==> flow/design.v <==
`timescale 1fs / 1fs
module row_col_cod #(
		     parameter WORD_W = 8,
		     parameter ROW_W = 4,  
			 parameter SIZE = (1<<ROW_W)
		     )
   (
    input 		  rst,
    input 		  en,
    input 		  clk,
    input [WORD_W-1:0] 	  word,
    output reg [SIZE-1:0] r_all_nxt, 
    output reg [SIZE-1:0] row_nxt,
    output reg [SIZE-1:0] col_nxt);
   integer 		  i;
   reg [WORD_W-ROW_W-1:0] 	  r_all_bin, col_bin;
   always @* begin
      r_all_nxt[SIZE-1] = 1'b1;
      r_all_bin = word>>ROW_W;  
      for(i = 0; i < SIZE ; i=i+1)begin
	 if( i < r_all_bin)
	   r_all_nxt[i] = 1'b0;
	 else
	   r_all_nxt[i] = 1'b1;
	 if(i == r_all_bin)
	   row_nxt[i] = 1'b1;
	 else
	   row_nxt[i] = 1'b0;
      end
      col_bin = (word<<ROW_W)>>ROW_W;  
      if(r_all_bin[0] == 0)
	for(i=0; i < SIZE; i = i+1)
	  if(i < col_bin)
	    col_nxt[i] = 1'b1;
	  else
	    col_nxt[i] = 1'b0;
      else
	for(i=(SIZE-1); i >= 0 ; i = i-1)
	  if(i >= (SIZE-col_bin))
	    col_nxt[i] = 1'b1;
	  else
	    col_nxt[i] = 1'b0;
   end
endmodule 
`timescale 1fs / 1fs
module row_col_cod_reg #(
		     parameter WORD_W = 8,
		     parameter ROW_W = 4,  
			 parameter SIZE = (1<<ROW_W)
		     )
   (
    input 		  rst,
    input 		  en,
    input 		  clk,
	input [SIZE-1:0] r_all_nxt, 
    input [SIZE-1:0] row_nxt,
    input [SIZE-1:0] col_nxt,
    output reg [SIZE-1:0] r_all, 
    output reg [SIZE-1:0] row,
    output reg [SIZE-1:0] col);
   always @ (posedge clk, posedge rst) begin 
      if(rst)begin
	 r_all <= 16'd0;
	   col <= 16'd0;
	   row <= 16'd0;
      end
      else if(en)begin
	 r_all <= r_all_nxt;
	 row <= row_nxt;
	 col <= col_nxt;
      end
   end 
endmodule
`timescale 1fs / 1fs
module row_col_cod_5x5 #(
		     parameter MAX = 25  
		     )
   (
    input 		  rst,
    input 		  en,
    input 		  clk,
    input [4:0] 	  word,
    output reg [4:0] r_all, 
    output reg [4:0] row,
    output reg [4:0] col);
    parameter SIZE = 3'd5;  
   integer 		  i;
   reg [4:0] 	  r_all_nxt, row_nxt, col_nxt;
   reg [2:0] 	  r_all_bin; 
   reg [2:0] 	  col_bin;
   always @* begin
	  r_all_nxt[4] = 1'b1;
      r_all_nxt[3:0] = r_all[3:0];
      row_nxt = row;
      r_all_bin = 3'd0;
      col_bin = 3'd0;
      col_nxt = col;
      if(word > MAX)
	 r_all_nxt = {SIZE{1'b1}};
      else begin
	 if(word <= 5'd5)begin
	   r_all_bin = 3'd0;
	   col_bin = word;
	 end
	 else
	   if(word <= 5'd10)begin
	      r_all_bin = 3'd1;
	      col_bin = word - 5'd5;
	   end
	   else
	     if(word <= 5'd15)begin
		r_all_bin = 3'd2;
		col_bin = word - 5'd10;
	     end
	     else
	       if(word <= 5'd20)begin
		  r_all_bin = 3'd3;
		  col_bin = word - 5'd15;
	       end
	       else begin
		  r_all_bin = 3'd4;
		  col_bin = word - 5'd20;
	       end
	 for(i = 0; i < SIZE ; i=i+1)begin
	    if( i < r_all_bin)
	      r_all_nxt[i] = 1'b0;
	    else
	      r_all_nxt[i] = 1'b1;
	    if(i == r_all_bin)
	      row_nxt[i] = 1'b1;
	    else
	      row_nxt[i] = 1'b0;
	 end
	 if(r_all_bin[0] == 0)
	   for(i=0; i < SIZE; i = i+1)
	     if(i < col_bin)
	       col_nxt[i] = 1'b1;
	     else
	       col_nxt[i] = 1'b0;
	 else
	   for(i=(SIZE-1); i >= 0 ; i = i-1)
	     if(i >= (SIZE-col_bin))
	       col_nxt[i] = 1'b1;
	     else
	       col_nxt[i] = 1'b0;
      end
   end
   always @ (posedge clk, posedge rst) begin 
      if(rst)begin
	 r_all <= 5'd0;
	 row <= 5'd0;
	 col <= 5'd0;
      end
      else if(en)begin
	 r_all <= r_all_nxt;
	 row <= row_nxt;
	 col <= col_nxt;
      end
   end 
endmodule  
`timescale 1fs / 1fs
module tdc_digital (
		    input 	  rst,
		    input 	  en,
		    input 	  clk,
		    input [6:0]  counter_in,
		    input [15:0] phase_in,
		    output [11:0] tdc_word);
   reg [6:0]				      counter;
   reg [15:0] 				      phase; 				      
   integer 				      i,j;
   always @ (posedge clk, posedge rst) begin 
      if(rst == 1'b1) begin
	 for (i=0; i<7; i=i+1) 
	   counter[i] <= 1'b0;
	 for (i=0; i<16; i=i+1) 
	   phase[i] <= 1'b0;
      end
      else if(en == 1'b1) begin
	 for (i=0; i<7; i=i+1) 
	   counter[i] <= counter_in[i];
	 for (i=0; i<16; i=i+1) 
	   phase[i] <= phase_in[i];
      end
   end 
   wire [6:0]			      counter_aux,counter_mod;
   reg [6:0] 			      counter_last;
   assign counter_aux = (phase[0] == 1) ? counter-1 : counter;
   assign counter_mod = counter_last - counter_aux;
   reg 				      edge_flag;
   reg  [4:0] 			      edge_index,edge_index_last;
   wire [4:0] 			      phase_shift;
   always @* begin
      edge_flag = 1'b0;
      edge_index = 5'd0;
      for (j=1; j<16; j = j+1) begin
	 if(phase[j-1]==1'b1 && phase[j]==1'b0) begin
	    edge_index = j-1'd1;
	    edge_flag = 1'b1;
	 end
	 if(phase[j-1]==1'b0 && phase[j]==1'b1) begin
	    edge_index = j-1'b1 + 5'd16;
	    edge_flag = 1'b1;
	 end
      end
      if(edge_flag == 1'b0)
	if(phase[5] == 1'b1)
	  edge_index = 5'd15;
	else
	  edge_index = 5'd31;
   end 
   assign tdc_word = (counter_mod<<5) + edge_index - edge_index_last;
   always @ (posedge clk, posedge rst)
     if(rst) begin
	counter_last <= 1'b0;
	edge_index_last <= 1'b0;
	end
     else if(en) begin
       counter_last <= counter_aux;
	edge_index_last <= edge_index;
     end	
endmodule
`timescale 1fs / 1fs
module adpll_ctr0(
    input 	      rst,
    input 	      en,
    input 	      clk,
    input [26-1:0] FCW,
    input [1:0]       adpll_mode,
    output reg 	      channel_lock,
    output 	      channel_sat,
    input 	      data_mod,
    output 	      dco_pd,
    output [4:0]      dco_c_l_rall,
    output [4:0]      dco_c_l_row,
    output [4:0]      dco_c_l_col,
    output [15:0]     dco_c_m_rall,
    output [15:0]     dco_c_m_row,
    output [15:0]     dco_c_m_col,
    output [15:0]     dco_c_s_rall,
    output [15:0]     dco_c_s_row,
    output [15:0]     dco_c_s_col,
    output 	      tdc_pd,
    output 	      tdc_pd_inj,
    input [6:0]       tdc_ripple_count,
    input [15:0]      tdc_phase,
    input [3:0]       alpha_l,
    input [3:0]       alpha_m,
    input [3:0]       alpha_s_rx,
    input [3:0]       alpha_s_tx,
    input [3:0]       beta,
    input [2:0]       lambda_rx,
    input [2:0]       lambda_tx,
    input [1:0]       iir_n_rx,
    input [1:0]       iir_n_tx, 
    input [4:0]       FCW_mod,
    input [4:0]       dco_c_l_word_test,
    input [7:0]       dco_c_m_word_test,
    input [7:0]       dco_c_s_word_test,
    input 	      dco_pd_test,
    input 	      tdc_pd_test,
    input 	      tdc_pd_inj_test		 
		 );
   wire signed [4:0]  dco_c_l_word;
   wire signed [7:0]  dco_c_m_word;
   wire signed [7:0]  dco_c_s_word;
   wire [11:0] 	      tdc_word;
   wire [15:0]     dco_c_m_rall_nxt;
   wire [15:0]     dco_c_m_row_nxt;
   wire [15:0]     dco_c_m_col_nxt;
   wire [15:0]     dco_c_s_rall_nxt;
   wire [15:0]     dco_c_s_row_nxt;
   wire [15:0]     dco_c_s_col_nxt;
   parameter IDLE = 5'b00001, PU = 5'b00010, C_L = 5'b00100, C_M = 5'b01000, C_S = 5'b10000;
   parameter  PD = 2'd0, TEST = 2'd1, RX = 2'd2, TX = 2'd3;
   reg [26-1:0] FCW_last;
   reg [1:0] 	   adpll_mode_last;
   reg [3:0] 	   alpha;
   reg [8:0] 	   time_count, time_count_nxt;
   reg 		   dco_pd_state, dco_pd_state_nxt;
   reg 		   tdc_pd_state, tdc_pd_state_nxt;
   reg 		   tdc_pd_inj_state, tdc_pd_inj_state_nxt;
   reg [4:0] 	   state_rx, state_rx_nxt;
   reg 		   rst_accum, rst_accum_nxt;
   reg 		   rst_lock_detect_nxt, rst_lock_detect;
   reg 		   en_lock_detect_nxt, en_lock_detect;
   reg 		   channel_lock_nxt;
   reg 		   en_integral, en_integral_nxt;
   reg 		   en_mod,en_mod_nxt;
   wire 	   rst_accum_all;
   wire        rst_lock_detect_all;
   wire signed [7:0] 		otw_int_round_sat;
   reg signed [4:0] 		otw_l_fixed, otw_l_fixed_nxt;
   reg signed [7:0] 		otw_m_fixed, otw_m_fixed_nxt;
   reg signed [7:0] 		otw_s_fixed, otw_s_fixed_nxt;
   wire signed [27-1:0] 	      ph_diff;
   wire signed [27-1:0] 	      ph_diff_accum;
   reg signed [27-1:0] 	ph_diff_accum_last;
   wire signed [27-1:0] 	ph_diff_mod;
   wire signed [27-1:0] 	freq_dev;
   wire signed [27-1:0] 	integral;
   wire signed [27-1:0] 	integral_beta;
   reg signed [27-1:0] 	integral_last;
   reg [1:0] 			iir_n;
   reg [2:0] 			lambda;
   wire signed [27-1:0] 	iir_out;
   wire signed [27-1:0] 	iir1_in, iir2_in, iir3_in;
   wire signed [27-1:0] 	iir1_out, iir2_out, iir3_out;
   reg signed [27-1:0] 	iir1_out_last, iir2_out_last, iir3_out_last;
   reg signed [27-1-14:0]      aux1, aux1_nxt, aux2, aux2_nxt;
   reg [4:0] 			      aux1_count, aux1_count_nxt, aux2_count, aux2_count_nxt;
   reg 				      lock_detect, lock_detect_nxt;
   reg signed [27-1-14:0]       lock_detect_word, lock_detect_word_nxt;
   row_col_cod_5x5 row_col_cod_l(
			    .rst(rst),
			    .en(en),
			    .clk(clk),
			    .word((dco_c_l_word[4]==0)?dco_c_l_word+5'd13:
				  dco_c_l_word-5'd19),
			    .r_all(dco_c_l_rall),
			    .row(dco_c_l_row),
			    .col(dco_c_l_col)
			    );
   row_col_cod row_col_cod_m(
			    .rst(rst),
			    .en(en),
			    .clk(clk),
			    .word({~dco_c_m_word[7],dco_c_m_word[6:0]}), 
			    .r_all_nxt(dco_c_m_rall_nxt),
			    .row_nxt(dco_c_m_row_nxt),
			    .col_nxt(dco_c_m_col_nxt)
			    );
   row_col_cod_reg row_col_cod_reg_m(
			    .rst(rst),
			    .en(en),
			    .clk(clk),
				.r_all_nxt(dco_c_m_rall_nxt),
			    .row_nxt(dco_c_m_row_nxt),
			    .col_nxt(dco_c_m_col_nxt),
			    .r_all(dco_c_m_rall),
			    .row(dco_c_m_row),
			    .col(dco_c_m_col)
			    );
   row_col_cod row_col_cod_s(
			    .rst(rst),
			    .en(en),
			    .clk(clk),
			    .word({~dco_c_s_word[7],dco_c_s_word[6:0]}),
			    .r_all_nxt(dco_c_s_rall_nxt),
			    .row_nxt(dco_c_s_row_nxt),
			    .col_nxt(dco_c_s_col_nxt)
			    );
   row_col_cod_reg row_col_cod_reg_s(
			    .rst(rst),
			    .en(en),
			    .clk(clk),
				.r_all_nxt(dco_c_s_rall_nxt),
			    .row_nxt(dco_c_s_row_nxt),
			    .col_nxt(dco_c_s_col_nxt),
			    .r_all(dco_c_s_rall),
			    .row(dco_c_s_row),
			    .col(dco_c_s_col)
			    );
   tdc_digital tdc_digital0(
			  .clk(clk),
			  .rst(rst),
			  .en(en),
			  .counter_in(tdc_ripple_count),
			  .phase_in(tdc_phase),
			  .tdc_word(tdc_word));
   assign dco_pd = (adpll_mode == TEST)? dco_pd_test : dco_pd_state;
   assign tdc_pd = (adpll_mode == TEST)? tdc_pd_test : tdc_pd_state;
   assign tdc_pd_inj = (adpll_mode == TEST)? tdc_pd_inj_test : tdc_pd_inj_state;
   assign ph_diff = FCW - {tdc_word,{{(14){1'b0}}}};
   assign freq_dev = (data_mod == 1'b1)? 
		     {{{(12+1){1'b0}}},FCW_mod,{{(14-5){1'b0}}}}:
		     ~{{{(12+1){1'b0}}},FCW_mod,{{(14-5){1'b0}}}}+1;
   assign ph_diff_mod = (en_mod==1'b0)? ph_diff: ph_diff + freq_dev;
   assign ph_diff_accum = ph_diff_accum_last + ph_diff_mod;
   assign rst_accum_all = rst | rst_accum;
   always @ (posedge clk, posedge rst_accum_all)
     if(rst_accum_all)
       ph_diff_accum_last <= 27'd0;
     else if(en)
       ph_diff_accum_last <= ph_diff_accum;
   assign integral = iir_out + integral_last;
   assign integral_beta = integral >>> beta;
   always @ (posedge clk, posedge rst_accum_all)
      if(rst_accum_all)
         integral_last <= 27'd0;
      else if(en&en_integral) 
	          integral_last <= integral;
   assign iir1_in = ph_diff_accum;
   assign iir1_out = (iir1_in>>>lambda)-(iir1_out_last>>>lambda)+iir1_out_last;
   assign iir2_in = iir1_out;
   assign iir2_out = (iir2_in>>>lambda)-(iir2_out_last>>>lambda)+iir2_out_last;
   assign iir3_in = iir2_out;
   assign iir3_out = (iir3_in>>>lambda)-(iir3_out_last>>>lambda)+iir3_out_last;
   assign iir_out = iir_n[1] ? (iir_n[0] ? iir3_out : iir2_out) :
		    (iir_n[0] ? iir1_out : iir1_in);
   always @ (posedge clk, posedge rst_accum_all )
     if(rst_accum_all) begin
	iir1_out_last <= 27'd0;
	iir2_out_last <= 27'd0;
	iir3_out_last <= 27'd0;
     end
     else if(en) begin
	iir1_out_last <= iir1_out;
	iir2_out_last <= iir2_out;
	iir3_out_last <= iir3_out;
     end 
   wire signed [27-1:0] 	ntw;
   wire signed [27-1:0] 	otw;
   wire [14-1:0] 		otw_frac;
   wire signed [27-1-14:0] otw_int;
   wire signed [27-1-14:0] otw_int_round; 
   assign ntw = (en_integral == 1'b1)? integral_beta + (iir_out >>> alpha) :
		iir_out >>> alpha;
   assign otw = (ntw << 7);
   assign otw_int = otw[27-1:14];
   assign otw_int_round = (otw[13]) ? otw_int + 1 : otw_int;
   assign otw_int_round_sat = (state_rx == C_L)? ((otw_int_round > 16'sd12 ) ? 8'sd12 :
   			      ((otw_int_round < -16'sd13 ) ? -8'sd13:otw_int_round )) : 
			      (otw_int_round > 16'sd127 ) ? 8'sd127 :
			      ((otw_int_round < -16'sd128 ) ? -8'sd128: otw_int_round); 
   assign dco_c_l_word = (adpll_mode == TEST)? dco_c_l_word_test :
			 (((state_rx == C_L) && ~rst_accum )? otw_int_round_sat :
			  otw_l_fixed);
   assign dco_c_m_word = (adpll_mode == TEST)? dco_c_m_word_test :
			 (((state_rx == C_M) && ~rst_accum )? otw_int_round_sat :
			 otw_m_fixed);
   assign dco_c_s_word = (adpll_mode == TEST)? dco_c_s_word_test :
			 (((state_rx == C_S) && ~rst_accum )? otw_int_round_sat :
			 otw_s_fixed);
   assign channel_sat = (dco_c_s_word == -8'sd128) || (dco_c_s_word == 8'sd127);
   always @ * begin
      state_rx_nxt = state_rx;
      otw_l_fixed_nxt = otw_l_fixed;
      otw_m_fixed_nxt = otw_m_fixed;
      otw_s_fixed_nxt = otw_s_fixed;
      time_count_nxt = time_count;
      dco_pd_state_nxt = dco_pd_state;
      tdc_pd_state_nxt = tdc_pd_state;
      tdc_pd_inj_state_nxt = tdc_pd_inj_state;  
      rst_accum_nxt = rst_accum;
      rst_lock_detect_nxt = rst_lock_detect;
      en_lock_detect_nxt = en_lock_detect;
      alpha = alpha_s_rx;
      channel_lock_nxt = channel_lock;
      en_integral_nxt = en_integral;
      lambda = lambda_rx;
      iir_n = 2'd0;
      en_mod_nxt = en_mod;
      if( (FCW != FCW_last) || (adpll_mode != adpll_mode_last))
	state_rx_nxt = IDLE;
      else
	case(state_rx)
	  IDLE:
	    begin
	       time_count_nxt = 9'd0;
	       otw_l_fixed_nxt = 5'sd0;
	       otw_m_fixed_nxt = 8'sd0;
	       otw_s_fixed_nxt = 8'sd0;
	       en_lock_detect_nxt = 1'b0;
	       rst_lock_detect_nxt = 1'b1;
	       channel_lock_nxt = 1'b0;
	       en_integral_nxt = 1'b0;
	       en_mod_nxt = 1'b0;
	       if(adpll_mode == PD) begin
		  dco_pd_state_nxt = 1'b1;
		  tdc_pd_state_nxt = 1'b1;
		  tdc_pd_inj_state_nxt = 1'b1;
	       end
	       if(adpll_mode == RX || adpll_mode == TX )
		 state_rx_nxt = PU;
	    end
	  PU: 
	    begin
	       time_count_nxt = time_count + 9'd1;
	       dco_pd_state_nxt = 1'b0;
	       case(time_count)
		 6'd16: tdc_pd_state_nxt = 1'b0;
		 6'd48: tdc_pd_inj_state_nxt = 1'b0;
		 7'd112:
		   begin 
		      state_rx_nxt = C_L;
		      rst_accum_nxt = 1'b1;
		      time_count_nxt = 9'd0; 
		   end
	       endcase
	    end 
	  C_L:  
	    begin
	       rst_accum_nxt = 1'b0;
	       rst_lock_detect_nxt = 1'b0;
	       alpha = alpha_l;
	       en_lock_detect_nxt = 1'b1;
	       if(lock_detect & (~rst_lock_detect))begin
		  otw_l_fixed_nxt = lock_detect_word;	      
		  state_rx_nxt = C_M;
		  rst_accum_nxt = 1'b1;
		  rst_lock_detect_nxt = 1'b1;
	       end
	    end 
	  C_M:  
	    begin
	       rst_accum_nxt = 1'b0;
	       alpha = alpha_m;
	       rst_lock_detect_nxt = 1'b0;
	       if(lock_detect & (~rst_lock_detect))begin		  
		  otw_m_fixed_nxt = lock_detect_word;  
		  state_rx_nxt = C_S;
		  rst_accum_nxt = 1'b1;
		  en_lock_detect_nxt = 1'b0;
	       end
	    end 
	  C_S:  
	    begin 
	       case(adpll_mode)
		 RX: 
		   begin
		      rst_accum_nxt = 1'b0;
		      alpha = alpha_s_rx;
		      iir_n = iir_n_rx;
		      lambda = lambda_rx;
		      time_count_nxt = time_count + 9'd1;
		      if(beta > 4'd0)
			en_integral_nxt = 1'b1;
		      case(time_count)
			9'd480: channel_lock_nxt = 1'b1;   
		      endcase 
		   end 
		 TX:
		   begin
		      rst_accum_nxt = 1'b0;
		      alpha = alpha_s_tx;
		      iir_n = iir_n_tx;
		      lambda = lambda_tx;
		      time_count_nxt = time_count + 9'd1;
		      case(time_count)
			9'd480: channel_lock_nxt = 1'b1;   
		      endcase
		      if(channel_lock == 1'b1) 
			en_mod_nxt = 1'b1;
		   end	 
	       endcase
	    end
	endcase  
   end
   always @ (posedge clk, posedge rst)
     if(rst)begin
	state_rx <= IDLE;
	time_count <= 9'd0;
	dco_pd_state <= 1'b1;
	tdc_pd_state <= 1'b1;
	tdc_pd_inj_state <= 1'b1;
	rst_accum <= 1'b0;
	otw_l_fixed <= 5'sd0;
	otw_m_fixed <= 8'sd0;
	otw_s_fixed <= 8'sd0;
	en_lock_detect <= 1'b0;
	rst_lock_detect <= 1'b0;
	channel_lock <= 1'b0;
	en_integral <= 1'b0;
	en_mod <= 1'b0;
	FCW_last <= 26'd0;
	adpll_mode_last <= 2'd0;
     end
     else if(en)begin
	state_rx <= state_rx_nxt;
	time_count <= time_count_nxt;
	dco_pd_state <= dco_pd_state_nxt;
	tdc_pd_state <= tdc_pd_state_nxt;
	tdc_pd_inj_state <= tdc_pd_inj_state_nxt;
   	rst_accum <= rst_accum_nxt;
	otw_l_fixed <= otw_l_fixed_nxt;
	otw_m_fixed <= otw_m_fixed_nxt;
	otw_s_fixed <= otw_s_fixed_nxt;
	en_lock_detect <= en_lock_detect_nxt;
	rst_lock_detect <= rst_lock_detect_nxt ;
	channel_lock <= channel_lock_nxt;
	en_integral <= en_integral_nxt;
	en_mod <= en_mod_nxt;
	FCW_last <= FCW;
	adpll_mode_last <= adpll_mode;
     end 
   always @ * begin
      aux1_nxt = aux1;
      aux2_nxt = aux2;
      aux1_count_nxt = aux1_count;
      aux2_count_nxt = aux2_count;
      lock_detect_nxt = lock_detect;
      lock_detect_word_nxt = lock_detect_word;
      if(otw_int_round_sat == aux1) begin
	 aux1_count_nxt = aux1_count_nxt + 4'd1;
	 if(aux1_count_nxt == 4'd15 || (state_rx == C_L && aux1_count_nxt == 5'd8 )  )begin
	    lock_detect_nxt = 1'b1;
	    lock_detect_word_nxt = aux1;
	 end
      end
      else 
	if(otw_int_round_sat == aux2) begin
	   aux2_count_nxt = aux2_count_nxt + 4'd1;
	   if(aux2_count_nxt == 4'd15 || (state_rx == C_L && aux1_count_nxt == 5'd8 ) )begin
	      lock_detect_nxt = 1'b1;
	      lock_detect_word_nxt = aux2;   
	   end	   
	end
	else begin
	   aux1_nxt = otw_int_round;
	   aux1_count_nxt = 4'd1;
	   aux2_nxt = aux1;
	   aux2_count_nxt = aux1_count;
	end 
   end 
   assign rst_lock_detect_all  = rst|rst_lock_detect;
   always @ (posedge clk, posedge rst_lock_detect_all)
     if(rst_lock_detect_all)begin
	aux1 <= {(27-14){1'b1}};
     aux2 <= {(27-14){1'b1}};
     aux1_count <=4'h0;
     aux2_count <= 4'h0;
     lock_detect <= 1'b0;
     lock_detect_word <= {(27-14){1'b1}};
  end
     else if(en & en_lock_detect)begin
	aux1 <= aux1_nxt;
	aux2 <= aux2_nxt;
	aux1_count <= aux1_count_nxt;
	aux2_count <= aux2_count_nxt;
	lock_detect <= lock_detect_nxt;
	lock_detect_word <= lock_detect_word_nxt;
     end
endmodule 
`timescale 1fs / 1fs
module adpll_ctr
   (
    input                     rst,
    input                     clk,
    input                     valid,
    input [5-1:0] address,
    input [26-1:0] wdata,
    input                     wstrb,
    output [1:0]              rdata,
    output reg                ready,
    input                     data_mod,  
    output                    dco_pd,
    output reg [1:0]          dco_osc_gain,
    output [4:0]              dco_c_l_rall,
    output [4:0]              dco_c_l_row,
    output [4:0]              dco_c_l_col,
    output [15:0]             dco_c_m_rall,
    output [15:0]             dco_c_m_row,
    output [15:0]             dco_c_m_col,
    output [15:0]             dco_c_s_rall,
    output [15:0]             dco_c_s_row,
    output [15:0]             dco_c_s_col,
    output                    tdc_pd,
    output                    tdc_pd_inj,
    output reg [2:0]          tdc_ctr_freq,
    input [6:0]               tdc_ripple_count,
    input [15:0]              tdc_phase
    );
   always @(posedge clk, posedge rst) begin
     if (rst)
       ready <= 1'b0;
     else
       ready <= valid;
   end
   reg                        rst_soft;
   reg [26-1:0]            FCW;
   reg [1:0]                  adpll_mode;
   reg                        en;
   reg [3:0]                  alpha_l;
   reg [3:0]                  alpha_m;
   reg [3:0]                  alpha_s_rx;
   reg [3:0]                  alpha_s_tx;
   reg [3:0]                  beta;
   reg [2:0]                  lambda_rx;
   reg [2:0]                  lambda_tx;
   reg [1:0]                  iir_n_rx;
   reg [1:0]                  iir_n_tx;
   reg [4:0]                  FCW_mod;
   reg signed [4:0]           dco_c_l_word_test;
   reg signed [7:0]           dco_c_m_word_test;
   reg signed [7:0]           dco_c_s_word_test;
   reg                        dco_pd_test;
   reg                        tdc_pd_test;
   reg                        tdc_pd_inj_test;
   wire                       rst_int;
   assign rst_int = rst | rst_soft;
   wire                       channel_lock;
   wire                       channel_sat;
   assign rdata = (address == (5'd0))? {{1'b0}, channel_lock}:
                  (address == (5'd23))? {{1'b0}, channel_sat}:
                  {2'b11};
   always @ (posedge clk, posedge rst) begin
     if (rst) begin
        rst_soft <= 1'b0;
        FCW <= 26'h2620000;  
        adpll_mode <= 2'b0;
        en <= 1'b0;
        alpha_l <= 4'd14;
        alpha_m <= 4'd8;
        alpha_s_rx <= 4'd7;
        alpha_s_tx <= 4'd4;
        beta <= 4'd0;
        lambda_rx <= 3'd2;
        lambda_tx <= 3'd2;
        iir_n_rx <= 2'd3;
        iir_n_tx <= 2'd2;
        FCW_mod <= 5'b01001;  
        dco_c_l_word_test <= 5'sd0;
        dco_c_m_word_test <= 8'sd0;
        dco_c_s_word_test <= 8'sd0;
        dco_pd_test <= 1'b1;
        tdc_pd_test <= 1'b1;
        tdc_pd_inj_test <= 1'b1;
        tdc_ctr_freq <= 3'b100;
        dco_osc_gain <= 2'b10;
     end else if (valid & wstrb) begin
        case (address)
          (5'd1): rst_soft <= wdata[0];
          (5'd2): FCW <= wdata[26-1:0];
          (5'd3): adpll_mode <= wdata[1:0];
          (5'd4): en <= wdata[0];
          (5'd5): alpha_l <= wdata[3:0];
          (5'd6): alpha_m <= wdata[3:0];
          (5'd7): alpha_s_rx <= wdata[3:0];
          (5'd8): alpha_s_tx <= wdata[3:0];
          (5'd9): beta <= wdata[3:0];
          (5'd10): lambda_rx <= wdata[2:0];
          (5'd11): lambda_tx <= wdata[2:0];
          (5'd12): iir_n_rx <= wdata[1:0];
          (5'd13): iir_n_tx <= wdata[1:0];
          (5'd14): FCW_mod <= wdata[4:0];
          (5'd15): dco_c_l_word_test <= wdata[4:0];
          (5'd16): dco_c_m_word_test <= wdata[7:0];
          (5'd17): dco_c_s_word_test <= wdata[7:0];
          (5'd18): dco_pd_test <= wdata[0];
          (5'd19): tdc_pd_test <= wdata[0];
          (5'd20): tdc_pd_inj_test <= wdata[0];
          (5'd21): tdc_ctr_freq <= wdata[2:0];
          (5'd22): dco_osc_gain <= wdata[1:0];
          default:;
        endcase
     end
   end
   adpll_ctr0 adpll_ctr0
     (
	  .clk               (clk),
	  .rst               (rst_int),
	  .en                (en),
	  .FCW               (FCW[26-1:0]),
	  .adpll_mode        (adpll_mode[1:0]),
	  .data_mod          (data_mod),
	  .tdc_ripple_count  (tdc_ripple_count[6:0]),
	  .tdc_phase         (tdc_phase[15:0]),
	  .alpha_l           (alpha_l[3:0]),
	  .alpha_m           (alpha_m[3:0]),
	  .alpha_s_rx        (alpha_s_rx[3:0]),
	  .alpha_s_tx        (alpha_s_tx[3:0]),
	  .beta              (beta[3:0]),
	  .lambda_rx         (lambda_rx[2:0]),
	  .lambda_tx         (lambda_tx[2:0]),
	  .iir_n_rx          (iir_n_rx[1:0]),
	  .iir_n_tx          (iir_n_tx[1:0]),
	  .FCW_mod           (FCW_mod[4:0]),
	  .dco_c_l_word_test (dco_c_l_word_test[4:0]),
	  .dco_c_m_word_test (dco_c_m_word_test[7:0]),
	  .dco_c_s_word_test (dco_c_s_word_test[7:0]),
	  .dco_pd_test       (dco_pd_test),
	  .tdc_pd_test       (tdc_pd_test),
	  .tdc_pd_inj_test   (tdc_pd_inj_test),
	  .channel_lock      (channel_lock),
	  .channel_sat       (channel_sat),
	  .dco_pd            (dco_pd),
	  .dco_c_l_rall      (dco_c_l_rall[4:0]),
	  .dco_c_l_row       (dco_c_l_row[4:0]),
	  .dco_c_l_col       (dco_c_l_col[4:0]),
	  .dco_c_m_rall      (dco_c_m_rall[15:0]),
	  .dco_c_m_row       (dco_c_m_row[15:0]),
	  .dco_c_m_col       (dco_c_m_col[15:0]),
	  .dco_c_s_rall      (dco_c_s_rall[15:0]),
	  .dco_c_s_row       (dco_c_s_row[15:0]),
	  .dco_c_s_col       (dco_c_s_col[15:0]),
	  .tdc_pd            (tdc_pd),
	  .tdc_pd_inj        (tdc_pd_inj)
      );
endmodule
# From RTL to reports: adpll_ctr
# The steps from the RTL of adpll_ctr to its reports follow in flow order.
# Line numbers count from 1 in the design file above.
# Cell names lack the library's common part.
# Not given: n/a
# inputs
design	adpll_ctr
clk_port	clk
cell_library	sky130hd
corner	tt_025C_1v80

# After elaboration
# Source: Yosys, flattened and elaborated, memories not mapped. Widths are those after wreduce. Registers that Yosys merges into a memory's read port (data or address) are not register bits. Print and check cells do not count. Equal cells are merged and count once.
# bits
inputBits	59
output_inout_bits	122
word_cells	807
reg_bits	485
# op_classes
n_reduce_logical	97
muxes	340
equal	97
cmp	121
add_sub_neg	29
shifts	8
n_logic	32
# ops
cell	count
greater-or-equal comparator 4 x 32 -> 1 bit (first input constant)	16
greater-or-equal comparator 3 x 32 -> 1 bit (first input constant)	9
2-to-1 mux 1 bit	240
2-to-1 mux 5 bit	43
greater-or-equal comparator 1 x 32 -> 1 bit (first input constant)	6
greater-or-equal comparator 2 x 32 -> 1 bit (first input constant)	6
adder 27 bit	6
>>> shifter 27 x 3 -> 27 bit	6
2-to-1 mux 27 bit	5
less-than comparator 4 bit (first input constant)	32
2-to-1 mux 8 bit	14
subtractor 27 bit	3
equality test 5 x 4 -> 1 bit (second input constant)	13
less-than comparator 3 x 4 -> 1 bit (first input constant)	16
equality test 4 bit (first input constant)	16
>>> shifter 27 x 4 -> 20 bit	2
AND reduction 2 bit	25
equality test 5 bit (second input constant)	9
2-to-1 mux 3 bit	12
logical AND 1 bit	35
less-than comparator 1 x 4 -> 1 bit (first input constant)	8
less-than comparator 2 x 4 -> 1 bit (first input constant)	8
equality test 3 x 4 -> 1 bit (first input constant)	8
AND reduction 5 bit	6
inverter 14 -> 27 bit	1
subtractor 26 x 26 -> 27 bit	1
adder 27 x 1 -> 27 bit (second input constant)	1
case mux 9 bit (select 3 bit)	1
# Other operator kinds: 77; their cells: 176.

# Longest topological paths
# Longest topological path by Yosys (ltp), each cell counted once; first at word level (registers and memories cut), then after technology mapping (sequential cells cut; the memories' decode and read muxes count).
# depth
ltp_word	74
abc_area	1
ltp_mapped	174

# Synthesis result
# Yosys stat after the flow's synthesis: flattened, memories mapped to cells. It holds for the ABC_AREA given above (unset counts as 0); a run with the other value may have another netlist.
# types
type	count
dfrtp_1	420
nand2_1	1793
o21ai_0	810
inv_1	822
ha_1	228
nand3_1	375
fa_1	84
dfstp_2	62
a21oi_1	306
nor2_1	319
xor2_1	122
mux2i_1	89
clkbuf_1	168
xnor2_1	58
o21ai_1	73
nand4_1	51
o211ai_1	36
a31oi_1	39
# Other cell types: 67; their cells: 452.
# mapped
mapped_cells	6307
ffs	482
area_mm2	0.0426096
n_buf	236

# Timing after synthesis
# Path of least setup slack by OpenSTA after synthesis, without wires, with an ideal clock, recovery checks aside; 20% of the period is set as input and as output delay. Where synthesis merged equal registers, the netlist keeps one of their names.
# synth_path
path_kind	input-to-output
start	in data_mod
end	out rdata[0]
stages	134
arrival_ps	24406
slack_ps	7594
path_delay_ps	16406
out_delay_ps	8000
path_buffers	0
t_required_ps	32000
clock_period_ps	40000
launch_ps	8000
period_less_setup_slack_ps	32406
# "path_delay_ps" is the arrival time less input delay plus setup time.
# At an output port there is no setup time.
# "stages": output pins that drive a net of the path, with the launching flip-flop's if there is one; two outputs of one cell count as two.
# "period_less_setup_slack_ps" is the clock period less the worst setup slack; recovery checks do not enter. This is arithmetic on one report: input and output delays are still those of the set period (20% each).
# The rows between start and end are the longest chain of elaborated cells between them; the timing report does not say that the signal goes this way. Where chains are equally long, one stands for them.
# Each line given opens the expression or statement behind the cell; cells for indexed reads and writes are added by Yosys, which also makes memories of some case tables.
# synth_between
path_cell_list	a21oi_1 xor2_1 ha_1 a21oi_1 o31ai_1 and2_1 nor2_1 nor2_1 nor2_1 nor2_1 nor2_1 inv_1 a21oi_1 nor2_1 nor2_1 inv_1 a21oi_1 inv_1 (+98 left out) nand3_1 inv_1 nand2_1 nand2_4 inv_4 nand2_2 inv_2 o21ai_1 nand2_1 o22ai_1 inv_1 ha_1 nand2_1 nor2_1 nand4_1 nand3_1 nand2_1 inv_1
elab_chain_len	31
# synth_rtl
element	line_no	source
start, declared	646	input                     data_mod,
2-to-1 mux 27 bit	375	assign freq_dev = (data_mod == 1'b1)?
adder 27 bit	378	assign ph_diff_mod = (en_mod==1'b0)? ph_diff: ph_diff + freq_dev;
2-to-1 mux 27 bit	378
adder 27 bit	379	assign ph_diff_accum = ph_diff_accum_last + ph_diff_mod;
>>> shifter 27 x 3 -> 27 bit	394	assign iir1_out = (iir1_in>>>lambda)-(iir1_out_last>>>lambda)+iir1_out_last;
subtractor 27 bit	394
adder 27 bit	394
(+17 left out)	n/a
2-to-1 mux 8 bit	422	assign otw_int_round_sat = (state_rx == C_L)? ((otw_int_round > 16'sd12 ) ? 8'sd12 :
2-to-1 mux 8 bit	433	(((state_rx == C_S) && ~rst_accum )? otw_int_round_sat :
2-to-1 mux 8 bit	432	assign dco_c_s_word = (adpll_mode == TEST)? dco_c_s_word_test :
equality test 8 bit	435	assign channel_sat = (dco_c_s_word == -8'sd128) || (dco_c_s_word == 8'sd127);
logical OR 1 bit	435
2-to-1 mux 2 bit	695	(address == (5'd23))? {{1'b0}, channel_sat}:
2-to-1 mux 2 bit	694	assign rdata = (address == (5'd0))? {{1'b0}, channel_lock}:
end, declared	644	output [1:0]              rdata,

# Worst path after layout
# Path of least setup slack in the final report of record 1 (OpenROAD, finished layout, wires in). Where an end is a register, its clock arrival counts in the times.
# The report prints the path's times to 10 ps; the period is as set.
# layout_path
path_kind	input-to-output
start	in data_mod
end	out rdata[0]
t_required_ps	46320
path_buffers	2
out_delay_ps	11580
clock_period_ps	57900
stages	128
slack_ps	12270
launch_ps	11580
arrival_ps	34050
# The rows between start and end are the longest chain of elaborated cells between them; the timing report does not say that the signal goes this way. Where chains are equally long, one stands for them.
# layout_between
path_cell_list	clkdlybuf4s50_1 a21oi_1 xor2_1 ha_1 a21oi_1 o31ai_1 and2_1 nor2_1 nor2_1 nor2_1 nor2_1 nor2_1 inv_1 a21oi_1 nor2_1 nor2_1 inv_1 a21oi_1 (+92 left out) o211ai_1 nand3_1 nor2_1 nand3_1 nand2_1 nand2_1 nand2_1 nand2_1 o22ai_1 inv_1 ha_1 nand2_1 nor2_1 nand4_1 nand3_1 nand2_1 inv_1 clkdlybuf4s50_1
elab_chain_len	31
# layout_rtl
element	line_no	source
start, declared	646	input                     data_mod,
2-to-1 mux 27 bit	375	assign freq_dev = (data_mod == 1'b1)?
adder 27 bit	378	assign ph_diff_mod = (en_mod==1'b0)? ph_diff: ph_diff + freq_dev;
2-to-1 mux 27 bit	378
adder 27 bit	379	assign ph_diff_accum = ph_diff_accum_last + ph_diff_mod;
>>> shifter 27 x 3 -> 27 bit	394	assign iir1_out = (iir1_in>>>lambda)-(iir1_out_last>>>lambda)+iir1_out_last;
subtractor 27 bit	394
adder 27 bit	394
(+17 left out)	n/a
2-to-1 mux 8 bit	422	assign otw_int_round_sat = (state_rx == C_L)? ((otw_int_round > 16'sd12 ) ? 8'sd12 :
2-to-1 mux 8 bit	433	(((state_rx == C_S) && ~rst_accum )? otw_int_round_sat :
2-to-1 mux 8 bit	432	assign dco_c_s_word = (adpll_mode == TEST)? dco_c_s_word_test :
equality test 8 bit	435	assign channel_sat = (dco_c_s_word == -8'sd128) || (dco_c_s_word == 8'sd127);
logical OR 1 bit	435
2-to-1 mux 2 bit	695	(address == (5'd23))? {{1'b0}, channel_sat}:
2-to-1 mux 2 bit	694	assign rdata = (address == (5'd0))? {{1'b0}, channel_lock}:
end, declared	644	output [1:0]              rdata,

# Design adpll_ctr on sky130hd. What follows are 6 stored runs of the flow, each under its own settings; their order means nothing. The constraints put input and output delay at 20% of the set period each and load the outputs with 0.01 pF.
# "timing.achieved_period_ps": clock period set for the run, less the worst setup slack. It is reckoned from that one timing run; input and output delays stay at 20% of the period that was set.
# "timing.worst_path_ps" is the time allowed to the run's worst setup path (the clock period less input and output delay, where it has them) less its slack. Clock arrival times count: a late capture clock shortens it, a late launch clock lengthens it.
# "timing.worst_path_ps" is given in steps of 10 ps.
# A setting shown as . is not set for that run.
# A result given as . is not shown for that run.
run	ABC_AREA	CELL_PAD_IN_SITES_GLOBAL_PLACEMENT	CORE_ASPECT_RATIO	CORE_MARGIN	CORE_UTILIZATION	CTS_CLUSTER_DIAMETER	MAX_ROUTING_LAYER	PLACE_DENSITY	SETUP_SLACK_MARGIN	TNS_END_PERCENT	period_ns	CAP_MARGIN	SLEW_MARGIN	CELL_PAD_IN_SITES_DETAIL_PLACEMENT	GPL_ROUTABILITY_DRIVEN	CTS_CLUSTER_SIZE	GPL_TIMING_DRIVEN	design_die_area_mm2	cell_area_final_mm2	timing.worst_path_ps	worstPathKind	timing.achieved_period_ps	finalUtil_pct	tns_setup_ps	ws_setup_ps	synth_chip_area_mm2
record 1	1	1	0.85	8	41	322	met4	0.54	0.12	30	57.9	20	20	.	.	.	.	0.114532	0.047687	22470	input-to-output	45632	46.1	0	12268	0.0426096
record 2	1	1	.	8	41	322	met4	0.54	0.12	40	40.0	20	20	.	.	.	.	0.114498	0.0478196	21570	input-to-output	37571	46.3	0	2429	0.0426096
record 3	.	.	.	2	40	.	.	0.6	5.0	.	39.3	20	20	.	.	.	.	0.117334	0.0554694	19660	input-to-output	35379	48.6	0	3921	0.045844
record 4	.	.	1.08	7	62	.	met5	.	.	.	59.4	10	20	1	1	.	.	.	.	.	.	.	.	.	.	.
record 5	.	.	.	2	40	.	.	0.6	.	.	39.3	20	20	.	.	.	.	0.117334	0.0520099	22370	input-to-output	38088	45.6	0	1212	0.045844
record 6	0	.	1.67	2	59	.	.	0.85	.	100	62.3	20	5	.	.	24	0	.	.	.	.	.	.	.	.	.
# Record 4: stopped before the end: routing reported GRT-0232
# Record 6: stopped before the end: routing reported GRT-0116
